==> flow/design.v <==
 `timescale 1ns / 1ps
module TIA(A,  
			Din,  
			Dout,  
			CS_n,  
			CS,  
			R_W_n,  
			RDY,  
			MASTERCLK,  
			BUS_EN,  
			idump_in,  
			Ilatch,  
			HSYNC,  
			HBLANK,  
			VSYNC,  
			VBLANK,  
			COLOROUT,  
			RES_n,  
			audv0,  
			audv1);  
   input [5:0] A;
   input [7:0] Din;
   output [7:0] Dout;
   input [2:0] 	CS_n;
   input 	CS;
   input 	R_W_n;
   output 	RDY;
   input 	MASTERCLK;
   input 	BUS_EN;
   input [1:0] 	Ilatch; 			 
   input [3:0] 	idump_in; 		 
   output 	HSYNC, HBLANK;
   output 	VSYNC, VBLANK;
   output [7:0] COLOROUT;
   input wire	RES_n;
   output reg [3:0] audv0, audv1;
   reg [7:0] 	Dout;
   wire 	HSYNC;
   reg 		VSYNC, VBLANK;
   reg [7:0] 	hCount;
   reg [3:0] 	hCountReset;
   reg clk_30;
   reg [7:0] clk_30_count;
   wire [3:0] Idump;
   wire [1:0] latchedInputsValue;
   reg 	      inputLatchEnabled, inputLatchReset;
   reg [1:0]  latchedInputs;
   always @(posedge MASTERCLK  )  
   begin
		if (~RES_n) begin
			hCount <= 8'd0;
			hCountReset[3:1] <= 3'd0;
			clk_30 <= 0;
			clk_30_count <= 0;
			latchedInputs <= 2'b11;
		end
		else begin
			if (inputLatchReset)
				 latchedInputs <= 2'b11;
			 else
				 latchedInputs <= latchedInputs & Ilatch;
			if (clk_30_count == 57) begin
				 clk_30 <= ~clk_30;
				 clk_30_count <= 0;
			 end else begin
				 clk_30_count <= clk_30_count + 1;
			 end
	 		 if ((hCountReset[3]) ||(hCount == 8'd227))			 
			    hCount <= 8'd0;
			 else
				 hCount <= hCount + 8'd1;
			 hCountReset[3:1] <= hCountReset[2:0];
		end
   end  
   assign HSYNC = (hCount >= 8'd20) && (hCount <  8'd36);
   assign HBLANK = (hCount < 8'd68);
   reg [7:0] player0Pos, r_player0Pos, player1Pos, r_player1Pos, missile0Pos, missile1Pos, ballPos;
   reg [4:0] player0Size, player1Size;
   reg [7:0] player0Color, player1Color, ballColor, pfColor, bgColor;
   reg [3:0] player0Motion, player1Motion, missile0Motion, missile1Motion,
				 ballMotion;
   reg 	     missile0Enable, missile1Enable, ballEnable, R_ballEnable;
   reg [1:0] ballSize;
   reg [19:0] pfGraphic, r_pfGraphic;
   reg [7:0]  player0Graphic, player1Graphic;
   reg [7:0]  R_player0Graphic, R_player1Graphic;
   reg 	      pfReflect, player0Reflect, player1Reflect;
   reg 	      prioCtrl;
   reg 	      pfColorCtrl;
   reg [14:0] collisionLatch;
   reg 	      missile0Lock, missile1Lock;
   reg 	      player0VertDelay, player1VertDelay, ballVertDelay;
   reg [3:0]  audc0, audc1;
   reg [4:0]  audf0, audf1;
   wire [7:0] pixelNum;
	assign pixelNum = (hCount >= 8'd68) ? (hCount - 8'd68) : 8'd227;
   wire [5:0] pfPixelNum;
   wire       pfPixelOn, pfLeftPixelVal, pfRightPixelVal;
   assign pfPixelNum = pixelNum[7:2];							 
   wire [63:0] pfGraphicExt = {44'd0, pfGraphic};	 
   assign pfLeftPixelVal  = pfGraphicExt[pfPixelNum];
   assign pfRightPixelVal = (pfReflect == 1'b0) ? pfGraphicExt[pfPixelNum - 6'd20]:
										pfGraphicExt[6'd39 - pfPixelNum];
   assign pfPixelOn = (pfPixelNum < 6'd20)? pfLeftPixelVal : pfRightPixelVal;
   wire       pl0PixelOn;
   wire [7:0] pl0Mask, pl0MaskDel;
	reg  [7:0] player0Gfx_2clk;							 
	reg        HBLANKdelay;
	assign pl0MaskDel = (player0VertDelay)? R_player0Graphic : player0Gfx_2clk;
   assign pl0Mask = (!player0Reflect)? pl0MaskDel : {pl0MaskDel[0], pl0MaskDel[1],
																	  pl0MaskDel[2], pl0MaskDel[3],
																	  pl0MaskDel[4], pl0MaskDel[5],
																	  pl0MaskDel[6], pl0MaskDel[7]};
	reg [7:0] r1_player0Pos, r2_player0Pos, r3_player0Pos;
	reg [7:0] r1_player1Pos, r2_player1Pos, r3_player1Pos;
	reg pl0Reset, pl1Reset;
	always @ (posedge MASTERCLK)
	if (~RES_n) begin
		r1_player0Pos <= 0; r2_player0Pos <= 0; r3_player0Pos <= 0; r_player0Pos <= 0;
		r1_player1Pos <= 0; r2_player1Pos <= 0; r3_player1Pos <= 0; r_player1Pos <= 0;
		pfGraphic <= 0; player0Gfx_2clk <= 0;
	end
	else if (BUS_EN)
	begin
		r1_player0Pos <= player0Pos;
		r2_player0Pos <= r1_player0Pos;
		r3_player0Pos <= r2_player0Pos;
		r_player0Pos  <= r3_player0Pos;
		r1_player1Pos <= player1Pos;
		r2_player1Pos <= r1_player1Pos;
		r3_player1Pos <= r2_player1Pos;
		r_player1Pos  <= r3_player1Pos;
		pfGraphic     	 <= r_pfGraphic;
		player0Gfx_2clk <= player0Graphic;
	end
	objPlayersPixelOn objpl0 (pixelNum, r_player0Pos, player0Size[2:0], pl0Mask, pl0Reset, pl0PixelOn);
   wire       pl1PixelOn;
   wire [7:0] pl1Mask, pl1MaskDel;
   assign pl1MaskDel = (player1VertDelay)? R_player1Graphic : player1Graphic;
   assign pl1Mask = (!player1Reflect)? pl1MaskDel : {pl1MaskDel[0], pl1MaskDel[1],
																	  pl1MaskDel[2], pl1MaskDel[3],
																	  pl1MaskDel[4], pl1MaskDel[5],
																	  pl1MaskDel[6], pl1MaskDel[7]};
   objPlayersPixelOn objpl1 (pixelNum, r_player1Pos, player1Size[2:0], pl1Mask, pl1Reset, pl1PixelOn);
   wire       mis0PixelOn, mis0PixelOut;
   wire [7:0] mis0ActualPos;
   reg  [7:0] mis0Mask;
   always @*
   begin
		case(player0Size[4:3])
		  2'd0: mis0Mask <= 8'h01;
		  2'd1: mis0Mask <= 8'h03;
		  2'd2: mis0Mask <= 8'h0F;
		  2'd3: mis0Mask <= 8'hFF;
		endcase
   end  
   assign mis0ActualPos = (missile0Lock)? player0Pos : missile0Pos;
   objPixelOn objpix1 (pixelNum, mis0ActualPos, player0Size[2:0], mis0Mask, mis0PixelOut);
   assign mis0PixelOn = mis0PixelOut && missile0Enable;
   wire mis1PixelOn, mis1PixelOut;
   wire [7:0] mis1ActualPos;
   reg [7:0]  mis1Mask;
	always @*
   begin
		case(player1Size[4:3])
		  2'd0: mis1Mask <= 8'h01;
		  2'd1: mis1Mask <= 8'h03;
		  2'd2: mis1Mask <= 8'h0F;
		  2'd3: mis1Mask <= 8'hFF;
		endcase
   end   
   assign mis1ActualPos = (missile1Lock) ? player1Pos : missile1Pos;
   objPixelOn objpix4 (pixelNum, mis1ActualPos, player1Size[2:0], mis1Mask, mis1PixelOut);
   assign mis1PixelOn = mis1PixelOut  & missile1Enable;			 
   wire ballPixelOut, ballPixelOn, ballEnableDel;
   reg [7:0] ballMask  ;
   always @*
   begin
		case(ballSize)
		  2'd0: ballMask <= 8'h01;
		  2'd1: ballMask <= 8'h03;
		  2'd2: ballMask <= 8'h0F;
		  2'd3: ballMask <= 8'hFF;
		endcase
   end  
   objPixelOn objball (pixelNum, ballPos, 3'd0, ballMask, ballPixelOut);
   assign ballEnableDel = ((ballVertDelay)? R_ballEnable : ballEnable);
   assign ballPixelOn = ballPixelOut && ballEnableDel;
   reg [7:0] pfActualColor;
   always @*
   begin
		if (pfColorCtrl)
		begin
	     if (pfPixelNum < 6'd20)
	       pfActualColor <= player0Color;
	     else
	       pfActualColor <= player1Color;
		end
		else
			pfActualColor <= pfColor;
   end  
   reg [7:0] pixelColor;
   assign COLOROUT = (HBLANK || HBLANKdelay) ? 8'b0 : pixelColor;				 
   always @*
   begin
		if (!prioCtrl)
		begin
		  if (pl0PixelOn || mis0PixelOn)
				 pixelColor <= player0Color;
		  else if( ballPixelOn)		 
				 pixelColor <=  pfColor  ;			 
		  else if (pl1PixelOn || mis1PixelOn)
				 pixelColor <= player1Color;
		  else if (pfPixelOn)
				 pixelColor <= pfActualColor;
		  else
				 pixelColor <= bgColor;
		end
		else begin
			if (pfPixelOn)
			  pixelColor <= pfActualColor;
		   else if( ballPixelOn)
				 pixelColor <=  pfColor;
			else if (pl0PixelOn || mis0PixelOn)
			  pixelColor <= player0Color;
		   else if (pl1PixelOn || mis1PixelOn)
			  pixelColor <= player1Color;
		   else if( ballPixelOn)
				 pixelColor <=  pfColor;
			else
			  pixelColor <= bgColor;
		end
   end  
   wire [14:0] collisions;
   reg 	      collisionLatchReset;
   assign collisions = {pl0PixelOn && pl1PixelOn, mis0PixelOn && mis1PixelOn,
								ballPixelOn && pfPixelOn,
								mis1PixelOn && pfPixelOn, mis1PixelOn && ballPixelOn,
								mis0PixelOn && pfPixelOn, mis0PixelOn && ballPixelOn,
								pl1PixelOn && pfPixelOn, pl1PixelOn && ballPixelOn,
								pl0PixelOn && pfPixelOn, pl0PixelOn && ballPixelOn,
								mis1PixelOn && pl0PixelOn, mis1PixelOn && pl1PixelOn,
								mis0PixelOn && pl1PixelOn, mis0PixelOn && pl0PixelOn};
	always @(posedge MASTERCLK)
   begin
		if (~RES_n || collisionLatchReset)
		  collisionLatch <= 15'b000000000000000;
		else
		  collisionLatch <= collisionLatch | collisions;
   end  
   reg wSync, wSyncReset;
   always @(posedge MASTERCLK)
   begin
		if (~RES_n)
			wSync <= 1'b0;
		else if (hCount == 8'd3)
			wSync <= 1'b0;
		else if (wSyncReset && hCount > 8'd5)
			wSync <= 1'b1;
   end  
   assign RDY = ~wSync;
   assign latchedInputsValue = (inputLatchEnabled)? latchedInputs : Ilatch;
   reg inputDumpEnabled;
   assign Idump = (inputDumpEnabled)? 4'b0000 : idump_in;
   always @(posedge MASTERCLK)
   begin
		if (~RES_n) begin
			inputLatchEnabled <= 1'b0;
			inputDumpEnabled <= 1'b0;
			VSYNC <= 1'b0;
			player0Pos <= 8'd0; player1Pos <= 8'd0;
			missile0Pos <= 8'd0; missile1Pos <= 8'd0; ballPos <= 8'd0;
			player0Size <= 5'd0; player1Size <= 5'd0;
			player0Color <= 8'd0; player1Color <= 8'd0; pfColor <= 8'd0; bgColor <= 8'd0;
			pfReflect <= 1'b0; pfColorCtrl <= 1'b0; prioCtrl <= 1'b0; ballSize <= 2'd0;
			player0Reflect <= 1'b0; player1Reflect <= 1'b0;
			r_pfGraphic <= 20'd0;
			audc0 <= 4'd0; audc1 <= 4'd0; audf0 <= 5'd0; audf1 <= 5'd0;
			audv0 <= 4'd0; audv1 <= 4'd0;
			player0Graphic <= 8'd0; player1Graphic <= 8'd0;
			R_player0Graphic <= 8'd0; R_player1Graphic <= 8'd0;
			ballEnable <= 1'b0; R_ballEnable <= 1'b0;
			missile0Enable <= 1'b0; missile1Enable <= 1'b0;
			player0Motion <= 4'd0; player1Motion <= 4'd0; missile0Motion <= 4'd0;
			missile1Motion <= 4'd0; ballMotion <= 4'd0;
			player0VertDelay <= 1'b0; player1VertDelay <= 1'b0; ballVertDelay <= 1'b0;
			missile0Lock <= 1'b0; missile1Lock <= 1'b0;
			inputLatchReset <= 1'b0;
			collisionLatchReset <= 1'b0;
			hCountReset[0] <= 1'b0;
			wSyncReset <= 1'b0;
			Dout <= 8'b00000000;
			VBLANK <= 0;
			pl0Reset <= 0;
			pl1Reset <= 0;
			HBLANKdelay <= 0;
		end
		else if (!BUS_EN) begin
		end
		else if (CS && !CS_n) begin
			inputLatchReset <= ({R_W_n, A[5:0]} == 7'h01 && Din[6] && !inputLatchEnabled);
			collisionLatchReset <= ({R_W_n, A[5:0]} == 7'h2C);
			hCountReset[0] <= ({R_W_n, A[5:0]} == 7'h03);
			wSyncReset <= ({R_W_n, A[5:0]} == 7'h02) && !wSync;
			case({R_W_n, A[5:0]})
			  7'h70: 	Dout <= {collisionLatch[1:0],6'b000000};
			  7'h71: 	Dout <= {collisionLatch[3:2],6'b000000};
			  7'h72: 	Dout <= {collisionLatch[5:4],6'b000000};
			  7'h73: 	Dout <= {collisionLatch[7:6],6'b000000};
			  7'h74: 	Dout <= {collisionLatch[9:8],6'b000000};
			  7'h75: 	Dout <= {collisionLatch[11:10],6'b000000};
			  7'h76: 	Dout <= {collisionLatch[12],7'b0000000};
			  7'h77: 	Dout <= {collisionLatch[14:13],6'b000000};
			  7'h78: 	Dout <= {Idump[0], 7'b0000000};
			  7'h79: 	Dout <= {Idump[1], 7'b0000000};
			  7'h7A: 	Dout <= {Idump[2], 7'b0000000};
			  7'h7B: 	Dout <= {Idump[3], 7'b0000000};
			  7'h7C: 	Dout <= {latchedInputsValue[0], 7'b0000000};
			  7'h7D: 	Dout <= {latchedInputsValue[1], 7'b0000000};
			  7'h00: VSYNC <= Din[1];
			  7'h01: begin
					inputLatchEnabled <= Din[6];
					inputDumpEnabled <= Din[7];
					VBLANK <= Din[1];
			  end
			  7'h02:	begin
			  		pl0Reset <= 0;
					pl1Reset <= 0;
				end
			  7'h03:;
			  7'h04: player0Size <= {Din[5:4],Din[2:0]};
			  7'h05: player1Size <= {Din[5:4],Din[2:0]};
			  7'h06: player0Color <= Din;
			  7'h07: player1Color <= Din;
			  7'h08: pfColor <= Din;
			  7'h09: bgColor <= Din;
			  7'h0A: begin
					pfReflect <= Din[0];
					pfColorCtrl <= Din[1];
					prioCtrl <= Din[2];
					ballSize <= Din[5:4];
			  end
			  7'h0B: player0Reflect <= Din[3];
			  7'h0C: player1Reflect <= Din[3];
			  7'h0D: r_pfGraphic[3:0] <= Din[7:4];    
			  7'h0E: r_pfGraphic[11:4] <= {Din[0], Din[1], Din[2], Din[3], Din[4], Din[5], Din[6], Din[7]};  
			  7'h0F: r_pfGraphic[19:12] <= Din[7:0];   
			  7'h10:
			   begin
						player0Pos <= pixelNum + 2;   	 
						if( hCount <  8'd68)					 
						   player0Pos <= 0;
						pl0Reset <= 1;
			   end
			  7'h11:
			   begin
						player1Pos <= pixelNum + 2;		 
						if( hCount <  8'd68)					 
						   player1Pos <= 0;
						pl1Reset <= 1;
			   end
			  7'h12: missile0Pos <= pixelNum + 1;
			  7'h13: missile1Pos <= pixelNum + 1;
			  7'h14:
			   begin
					ballPos <= pixelNum   - 1 +  1;					 
					if( hCount <  8'd68)				 
						ballPos <= hCount - 8'd68 + 8'd2;
				end
			  7'h15: audc0 <= Din[3:0];
			  7'h16: audc1 <= Din[3:0];
			  7'h17: audf0 <= Din[4:0];
			  7'h18: audf1 <= Din[4:0];
			  7'h19: audv0 <= Din[3:0];
			  7'h1A: audv1 <= Din[3:0];
			  7'h1B: begin
					player0Graphic <= {Din[0], Din[1], Din[2], Din[3],
										  	 Din[4], Din[5], Din[6], Din[7]};
					R_player1Graphic <= player1Graphic;
			  end
			  7'h1C: begin
					player1Graphic <= {Din[0], Din[1], Din[2], Din[3],
											 Din[4], Din[5], Din[6], Din[7]};
					R_player0Graphic <= player0Graphic;
					R_ballEnable <= ballEnable;
			  end
			  7'h1D: missile0Enable <= Din[1];
			  7'h1E: missile1Enable <= Din[1];
			  7'h1F: ballEnable <= Din[1];
			  7'h20: player0Motion <= Din[7:4];
			  7'h21: player1Motion <= Din[7:4];
			  7'h22: missile0Motion <= Din[7:4];
			  7'h23: missile1Motion <= Din[7:4];
			  7'h24: ballMotion <= Din[7:4];
			  7'h25: player0VertDelay <= Din[0];
			  7'h26: player1VertDelay <= Din[0];
			  7'h27: ballVertDelay <= Din[0];
			  7'h28: missile0Lock <= Din[1];
			  7'h29: missile1Lock <= Din[1];
			  7'h2A: begin
					player0Pos <= player0Pos - {{4{player0Motion[3]}}, player0Motion[3:0]};
					player1Pos <= player1Pos - {{4{player1Motion[3]}},	player1Motion[3:0]};
					missile0Pos <= missile0Pos - {{4{missile0Motion[3]}},	missile0Motion[3:0]};
					missile1Pos <= missile1Pos - {{4{missile1Motion[3]}},	missile1Motion[3:0]};
					ballPos <= ballPos - {{4{ballMotion[3]}},ballMotion[3:0]};
					if( ballPos - {{4{ballMotion[3]}},ballMotion[3:0]} >= 8'd227)
						ballPos <= 0;
					if( HBLANK) begin
						HBLANKdelay <= 1;
					end
			  end
			  7'h2B: begin
					player0Motion <= 0;  
					player1Motion <= 0;  
					missile0Motion <= 0;  
					missile1Motion <= 0;  
					ballMotion <= 0;  
			  end
			  7'h2C:;
			  default: Dout <= 8'b00000000;
			endcase
		end  
		else begin
			inputLatchReset <= 1'b0;
			collisionLatchReset <= 1'b0;
			hCountReset[0] <= 1'b0;
			wSyncReset <= 1'b0;
			Dout <= 8'b00000000;
			if( HBLANK) begin
				pl0Reset <= 0;
				pl1Reset <= 0;
			end
			if( hCount >= (8'd68 + 8'd7)) HBLANKdelay <= 0;
		end
  end  
endmodule
module objPixelOn(pixelNum, objPos, objSize, objMask, pixelOn);
   input [7:0] pixelNum, objPos, objMask;
   input [2:0] objSize;
   output      pixelOn;
   wire [7:0]  objIndex;
   wire [8:0]  objByteIndex;
   wire        objMaskOn, objPosOn;
   reg 	       objSizeOn;
   reg [2:0]   objMaskSel;
	assign objIndex = pixelNum - objPos - 8'd1;
   assign objByteIndex = 9'b1 << (objIndex[7:3]);
   always @*
   begin
		case (objSize)
		  3'd0: objSizeOn <= (objByteIndex & 9'b00000001) != 0;
		  3'd1: objSizeOn <= (objByteIndex & 9'b00000101) != 0;		 
		  3'd2: objSizeOn <= (objByteIndex & 9'b00010001) != 0;
		  3'd3: objSizeOn <= (objByteIndex & 9'b00010101) != 0;
		  3'd4: objSizeOn <= (objByteIndex & 9'b10000001) != 0;
		  3'd5: objSizeOn <= (objByteIndex & 9'b00000011) != 0;
		  3'd6: objSizeOn <= (objByteIndex &  9'b100010001) != 0;		 
		  3'd7: objSizeOn <= (objByteIndex & 9'b00001111) != 0;
		endcase
   end  
   always @*
   begin
		case (objSize)
		  3'd5: objMaskSel <= objIndex[3:1];
		  3'd7: objMaskSel <= objIndex[4:2];
		  default: objMaskSel <= objIndex[2:0];
		endcase
   end  
   assign objMaskOn = objMask[objMaskSel];
   assign objPosOn = (pixelNum > objPos) && ({1'b0, pixelNum} <= {1'b0, objPos} + 9'd72);
   assign pixelOn = objSizeOn && objMaskOn && objPosOn;
endmodule
module objPlayersPixelOn(pixelNum, objPos, objSize, objMask, plReset, pixelOn);
   input [7:0] pixelNum, objPos, objMask;
   input [2:0] objSize;
	input  		plReset;
   output      pixelOn;
   wire [7:0]  objIndex;
   wire [8:0]  objByteIndex;
   wire        objMaskOn, objPosOn;
   reg 	       objSizeOn;
   reg [2:0]   objMaskSel;
	assign objIndex = pixelNum - objPos - 8'd1;
   assign objByteIndex = 9'b1 << (objIndex[7:3]);
   always @*
   begin
		case (objSize)
		  3'd0: objSizeOn <= (objByteIndex & 9'b00000001 & ~plReset) != 0;
		  3'd1: objSizeOn <= (plReset) ? ((objByteIndex & 9'b00000100) != 0) : ((objByteIndex & 9'b0000101) != 0);
		  3'd2: objSizeOn <= (plReset) ? ((objByteIndex & 9'b00010000) != 0) : ((objByteIndex & 9'b00010001) != 0);
		  3'd3: objSizeOn <= (plReset) ? ((objByteIndex & 9'b00010100) != 0) : ((objByteIndex & 9'b00010101) != 0);
		  3'd4: objSizeOn <= (objByteIndex & 9'b10000001 & ~plReset) != 0;
		  3'd5: objSizeOn <= (objByteIndex & 9'b00000011 & ~plReset) != 0;
		  3'd6: objSizeOn <= (plReset) ? ((objByteIndex &  9'b100010000) != 0) : ((objByteIndex &  9'b100010001) != 0);
		  3'd7: objSizeOn <= (objByteIndex & 9'b00001111 & ~plReset) != 0;
		endcase
   end  
   always @*
   begin
		case (objSize)
		  3'd5: objMaskSel <= objIndex[3:1];
		  3'd7: objMaskSel <= objIndex[4:2];
		  default: objMaskSel <= objIndex[2:0];
		endcase
   end  
   assign objMaskOn = objMask[objMaskSel];
   assign objPosOn = (pixelNum > objPos) && ({1'b0, pixelNum} <= {1'b0, objPos} + 9'd72);
   assign pixelOn = objSizeOn && objMaskOn && objPosOn;
endmodule
## Tool chain data of TIA

The steps from the RTL of TIA to its reports follow in flow order.
Lines are those of the file above, counted from 1.
Cell names lack the library's common part.
A cell with - has no value.

| design | value |
|---|---|
| top module | TIA |
| clock | MASTERCLK |
| standard-cell library | sky130hd |
| timing corner | tt_025C_1v80 |

## After elaboration

Counts by Yosys on the flattened word-level netlist (proc, flatten, opt, wreduce; memories kept). Register bits leave out memories and registers merged into their read ports (data or address). Print and check cells are left out. Cells with the same type and inputs are merged into one.

| bit counts | value |
|---|---|
| bits in registers | 318 |
| output and inout port bits | 29 |
| elaborated cells | 443 |

| cells by class | value |
|---|---|
| add/sub/neg operators | 29 |
| $lt $le $gt $ge | 18 |
| equality and inequality tests | 88 |
| shift-type cells | 13 |
| multiplexer cells | 71 |
| bitwise logic cells | 15 |
| reductions and logical operators | 142 |

Operator list:

| kind | count |
|---|---|
| 32-bit nonzero test | 34 |
| 64-bit by 6-bit variable part select with 1-bit output | 3 |
| 8-bit 2-to-1 mux | 23 |
| 8-bit parallel mux with 15-bit select | 1 |
| 3-bit AND reduction | 38 |
| 7-bit by 5-bit == test with 1-bit output (second input constant) | 16 |
| 7-bit == test (second input constant) | 14 |
| 8-bit parallel mux with 4-bit select | 3 |
| 7-bit by 6-bit == test with 1-bit output (second input constant) | 13 |
| 8-bit subtractor | 10 |
| 8-bit parallel mux with 2-bit select | 5 |
| 1-bit by 32-bit bitwise AND with 32-bit output | 2 |
| 1-bit inverter with 32-bit output | 2 |
| 2-bit by 32-bit bitwise AND with 32-bit output | 2 |
| 4-bit by 32-bit bitwise AND with 32-bit output | 2 |
| 8-bit by 32-bit bitwise AND with 32-bit output | 2 |
| 7-bit by 4-bit == test with 1-bit output (second input constant) | 8 |
| 8-bit by 1-bit subtractor with 8-bit output (second input constant) | 6 |
| 45-bit OR reduction | 1 |
| 8-bit by 7-bit adder with 9-bit output (second input constant) | 5 |
| 8-bit by 9-bit less-or-equal comparator with 1-bit output | 5 |
| 8-bit by 3-bit variable part select with 1-bit output | 5 |
| 8-bit greater-than comparator | 5 |
| 4-bit parallel mux with 2-bit select | 5 |
| 1-bit logical AND | 38 |
| 1-bit by 5-bit << shifter with 9-bit output (first input constant) | 4 |
| 1-bit parallel mux with 8-bit select | 4 |
| 7-bit by 3-bit == test with 1-bit output (second input constant) | 4 |

Not listed: further kinds 43, cells in them 116.

## Logic depth

Depth = most cells in a row (Yosys ltp): at word level without a register or memory, in the mapped netlist without a sequential cell, where the memories' decode and read muxes count.

| logic depth | value |
|---|---|
| depth in word-level cells | 17 |
| ABC_AREA | 0 |
| mapped depth | 26 |
| gate-level depth less buffers | 21 |

## After synthesis

The flow's flattened synthesis, as Yosys stat reports it; memories are mapped. The netlist is that of the ABC_AREA named above (0 if unset); the other value can give another one.

| mapped netlist | value |
|---|---|
| cells in the netlist | 2655 |
| chip area (Yosys) | 21738.3 um^2 |
| flip-flop cells | 312 |

Cells by type:

| cell type | count | total area (um^2) |
|---|---|---|
| dfxtp_1 | 312 | 6245.99 |
| mux2i_1 | 160 | 1.6E+03 |
| ha_1 | 115 | 1438.88 |
| nand2_1 | 348 | 1.31E+03 |
| nor2b_1 | 169 | 1.06E+03 |
| a21boi_0 | 113 | 848.314 |
| xnor2_1 | 82 | 718.189 |
| a21oi_1 | 114 | 570.547 |
| nor2_1 | 149 | 559.286 |
| inv_1 | 119 | 446.678 |
| clkbuf_1 | 115 | 431.664 |
| nand3_1 | 83 | 415.398 |
| o21ai_0 | 81 | 405.389 |
| mux4_2 | 17 | 382.867 |
| o211a_1 | 38 | 380.365 |
| a21o_1 | 41 | 307.795 |
| a31oi_1 | 36 | 225.216 |
| nand2b_1 | 35 | 218.96 |

Not listed: further types 97, cells in them 528.
By module: a second synthesis without flattening, with its own total; a netlist apart from the flattened one above.

| second synthesis, totals | value |
|---|---|
| cell total of the unflattened synthesis | 2635 |
| area total of the unflattened synthesis | 21578.2 um^2 |

Rows give one instance, submodules left out.

By module:

| module | instances | cells | area (um^2) | seq. area (um^2) |
|---|---|---|---|---|
| TIA | 1 | 1940 | 16564.6 | 6246.0 |
| objPixelOn | 3 | 133 | 974.7 | 0.0 |
| objPlayersPixelOn | 2 | 148 | 1044.8 | 0.0 |

## Worst setup path after synthesis

OpenSTA on the mapped netlist: ideal clock, no wires. The path of least setup slack (recovery checks aside). Input and output delay are each 20% of the period. Register names are those of the netlist, which keeps one name where synthesis merged equal registers.

| timing post-synthesis | value |
|---|---|
| path kind | reg2out |
| start | register hCount[1] |
| end | output COLOROUT[6] |
| clock period | 12.0 ns |
| external output delay | 2.400 ns |
| launch time at the first pin | 0.000 ns |
| arrival time | 5.357 ns |
| slack | 4.243 ns |
| path delay | 5.357 ns |
| driving pins on the path | 26 |
| buffers on the path | 5 |
| synthesis period reached | 7.757 ns |

"path delay" is the arrival time less input delay plus setup time.
At an output port there is no setup time.
"driving pins on the path" counts driving pins, that of a launching flip-flop among them; a cell with two outputs on the path counts twice.
"synthesis period reached" = period - worst setup slack (recovery checks aside). The figure is calculated, with input and output delays left at 20% of the set period.
Between the ends stands the longest chain of elaborated cells between them, by number of cells; it is not shown to be the way that was timed. Of several equally long chains one is given.
A line is the first line of the expression or statement that the cell stems from. Yosys adds cells for indexed reads and writes and turns some case tables into memories.
At most two assigning lines are given for a register; there are more.

| on the way, post-synthesis | value |
|---|---|
| cells stage by stage | dfxtp_1 -> inv_1 -> clkbuf_1 -> ha_1 -> and2_1 -> a221oi_2 -> buf_2 -> buf_2 -> nor2_1 -> inv_1 -> ha_1 -> ha_1 -> nand2b_1 -> a211oi_1 -> a21oi_1 -> o21ai_1 -> o21ai_1 -> xnor2_1 -> a211o_1 -> a31oi_1 -> o31a_4 -> or2_1 -> buf_6 -> buf_6 -> a311o_1 -> a21oi_1 |
| length of the longest elaborated chain | 17 |
| elaborated cells between the ends (all ways) | 133 |

Ends and longest elaborated chain, post-synthesis:

| element | RTL line | text |
|---|---|---|
| start, declared | 40 | `reg [7:0] hCount;` |
| start, assigned | 51 | `hCount <= 8'd0;` |
| start, assigned | 71 | `hCount <= hCount + 8'd1;` |
| 8-bit by 7-bit >= comparator with 1-bit output | 96 | `assign pixelNum = (hCount >= 8'd68) ? (hCount - 8'd68) : 8'd227;` |
| 8-bit 2-to-1 mux | 96 |  |
| 8-bit subtractor | 483 | `assign objIndex = pixelNum - objPos - 8'd1;` |
| 8-bit by 1-bit subtractor with 8-bit output | 483 |  |
| 1-bit by 5-bit << shifter with 9-bit output | 484 | `assign objByteIndex = 9'b1 << (objIndex[7:3]);` |
| 4-bit by 32-bit bitwise AND with 32-bit output | 495 | `3'd7: objSizeOn <= (objByteIndex & 9'b00001111 & ~plReset) != 0;` |
| 32-bit nonzero test | 495 |  |
| (+3 left out) | - |  |
| 1-bit logical OR | 226 | `else if (pl1PixelOn \|\| mis1PixelOn)` |
| 8-bit 2-to-1 mux | 226 |  |
| 8-bit 2-to-1 mux | 224 | `else if (pl0PixelOn \|\| mis0PixelOn)` |
| 8-bit 2-to-1 mux | 222 | `else if( ballPixelOn)` |
| 8-bit 2-to-1 mux | 220 | `if (pfPixelOn)` |
| 8-bit 2-to-1 mux | 206 | `if (!prioCtrl)` |
| 8-bit 2-to-1 mux | 203 | `assign COLOROUT = (HBLANK \|\| HBLANKdelay) ? 8'b0 : pixelColor;` |
| end, declared | 34 | `output [7:0] COLOROUT;` |

## Timing after layout

From the final timing report of flow run A: the path of least setup slack in the routed layout; clock arrival at registers is part of the times.

| timing post-layout | value |
|---|---|
| path kind | reg2out |
| start | register hCount[2] |
| end | output COLOROUT[1] |
| clock period | 16.2 ns |
| external output delay | 3.24 ns |
| launch time at the first pin | 0.56 ns |
| arrival time | 8.46 ns |
| slack | 4.50 ns |
| driving pins on the path | 22 |
| buffers on the path | 3 |

Between the ends stands the longest chain of elaborated cells between them, by number of cells; it is not shown to be the way that was timed. Of several equally long chains one is given.
At most two assigning lines are given for a register; there are more.

| on the way, post-layout | value |
|---|---|
| cells stage by stage | dfxtp_1 -> buf_4 -> clkinv_1 -> ha_1 -> or3b_4 -> a221o_2 -> buf_4 -> nand2b_1 -> inv_1 -> ha_1 -> nor2b_1 -> a221o_1 -> nor3_2 -> nand2_1 -> o41ai_1 -> nand4_1 -> a211oi_4 -> or2_1 -> a32oi_1 -> o211a_1 -> o21ai_1 -> clkdlybuf4s50_1 |
| length of the longest elaborated chain | 17 |
| elaborated cells between the ends (all ways) | 133 |

Ends and longest elaborated chain, post-layout:

| element | RTL line | text |
|---|---|---|
| start, declared | 40 | `reg [7:0] hCount;` |
| start, assigned | 51 | `hCount <= 8'd0;` |
| start, assigned | 71 | `hCount <= hCount + 8'd1;` |
| 8-bit by 7-bit >= comparator with 1-bit output | 96 | `assign pixelNum = (hCount >= 8'd68) ? (hCount - 8'd68) : 8'd227;` |
| 8-bit 2-to-1 mux | 96 |  |
| 8-bit subtractor | 483 | `assign objIndex = pixelNum - objPos - 8'd1;` |
| 8-bit by 1-bit subtractor with 8-bit output | 483 |  |
| 1-bit by 5-bit << shifter with 9-bit output | 484 | `assign objByteIndex = 9'b1 << (objIndex[7:3]);` |
| 4-bit by 32-bit bitwise AND with 32-bit output | 495 | `3'd7: objSizeOn <= (objByteIndex & 9'b00001111 & ~plReset) != 0;` |
| 32-bit nonzero test | 495 |  |
| (+3 left out) | - |  |
| 1-bit logical OR | 226 | `else if (pl1PixelOn \|\| mis1PixelOn)` |
| 8-bit 2-to-1 mux | 226 |  |
| 8-bit 2-to-1 mux | 224 | `else if (pl0PixelOn \|\| mis0PixelOn)` |
| 8-bit 2-to-1 mux | 222 | `else if( ballPixelOn)` |
| 8-bit 2-to-1 mux | 220 | `if (pfPixelOn)` |
| 8-bit 2-to-1 mux | 206 | `if (!prioCtrl)` |
| 8-bit 2-to-1 mux | 203 | `assign COLOROUT = (HBLANK \|\| HBLANKdelay) ? 8'b0 : pixelColor;` |
| end, declared | 34 | `output [7:0] COLOROUT;` |

Subject: TIA on sky130hd, stored results

Hello all,

Design TIA on sky130hd. What follows are 3 stored runs of the flow, each under its own settings; their order means nothing. The constraints put input and output delay at 20% of the set period each and load the outputs with 0.01 pF.
"power consumption" rests on the timing tool's default activity at the inputs, not on a simulated workload.
A setting shown as - is not set for that run.

| run name | CAP_MARGIN | CELL_PAD_IN_SITES_DETAIL_PLACEMENT | CELL_PAD_IN_SITES_GLOBAL_PLACEMENT | CORE_ASPECT_RATIO | CORE_MARGIN | CTS_CLUSTER_SIZE | MAX_ROUTING_LAYER | MIN_ROUTING_LAYER | PLACE_DENSITY_LB_ADDON | SETUP_SLACK_MARGIN | SLEW_MARGIN | period_ns | CORE_UTILIZATION | PLACE_DENSITY | ABC_AREA | CTS_CLUSTER_DIAMETER | GPL_ROUTABILITY_DRIVEN | GPL_TIMING_DRIVEN | setup slack of the worst path (ns) | post-route utilization | standard-cell area after routing (um^2) | power consumption (W) | worst hold slack after layout (ns) | die area (um^2) | netlist area reported by Yosys (um^2) |
|---|---|---|---|---|---|---|---|---|---|---|---|---|---|---|---|---|---|---|---|---|---|---|---|---|---|
| flow run A | 35 | 2 | 1 | 1.16 | 5 | 50 | met4 | met1 | 0.23 | -0.06 | 0 | 16.2 | 40 | - | - | - | - | - | 4.502 | 0.445 | 24100.6 | 0.001741 | 0.436 | 59121.6 | 21738.3 |
| flow run B | 20 | - | - | - | 2 | - | - | - | - | - | 20 | 10.9 | 64 | 0.6 | - | - | - | - | 0.870 | 0.703 | 23562.6 | 0.002535 | 0.433 | 35456.9 | 21738.3 |
| flow run C | 20 | 1 | - | 1.45 | 9 | 36 | met4 | - | - | -0.51 | 35 | 6.28 | 40 | - | 0 | 387 | 0 | 0 | -1.023 | 0.469 | 25152.9 | 0.003354 | 0.466 | 63206.6 | 21738.3 |

Thanks
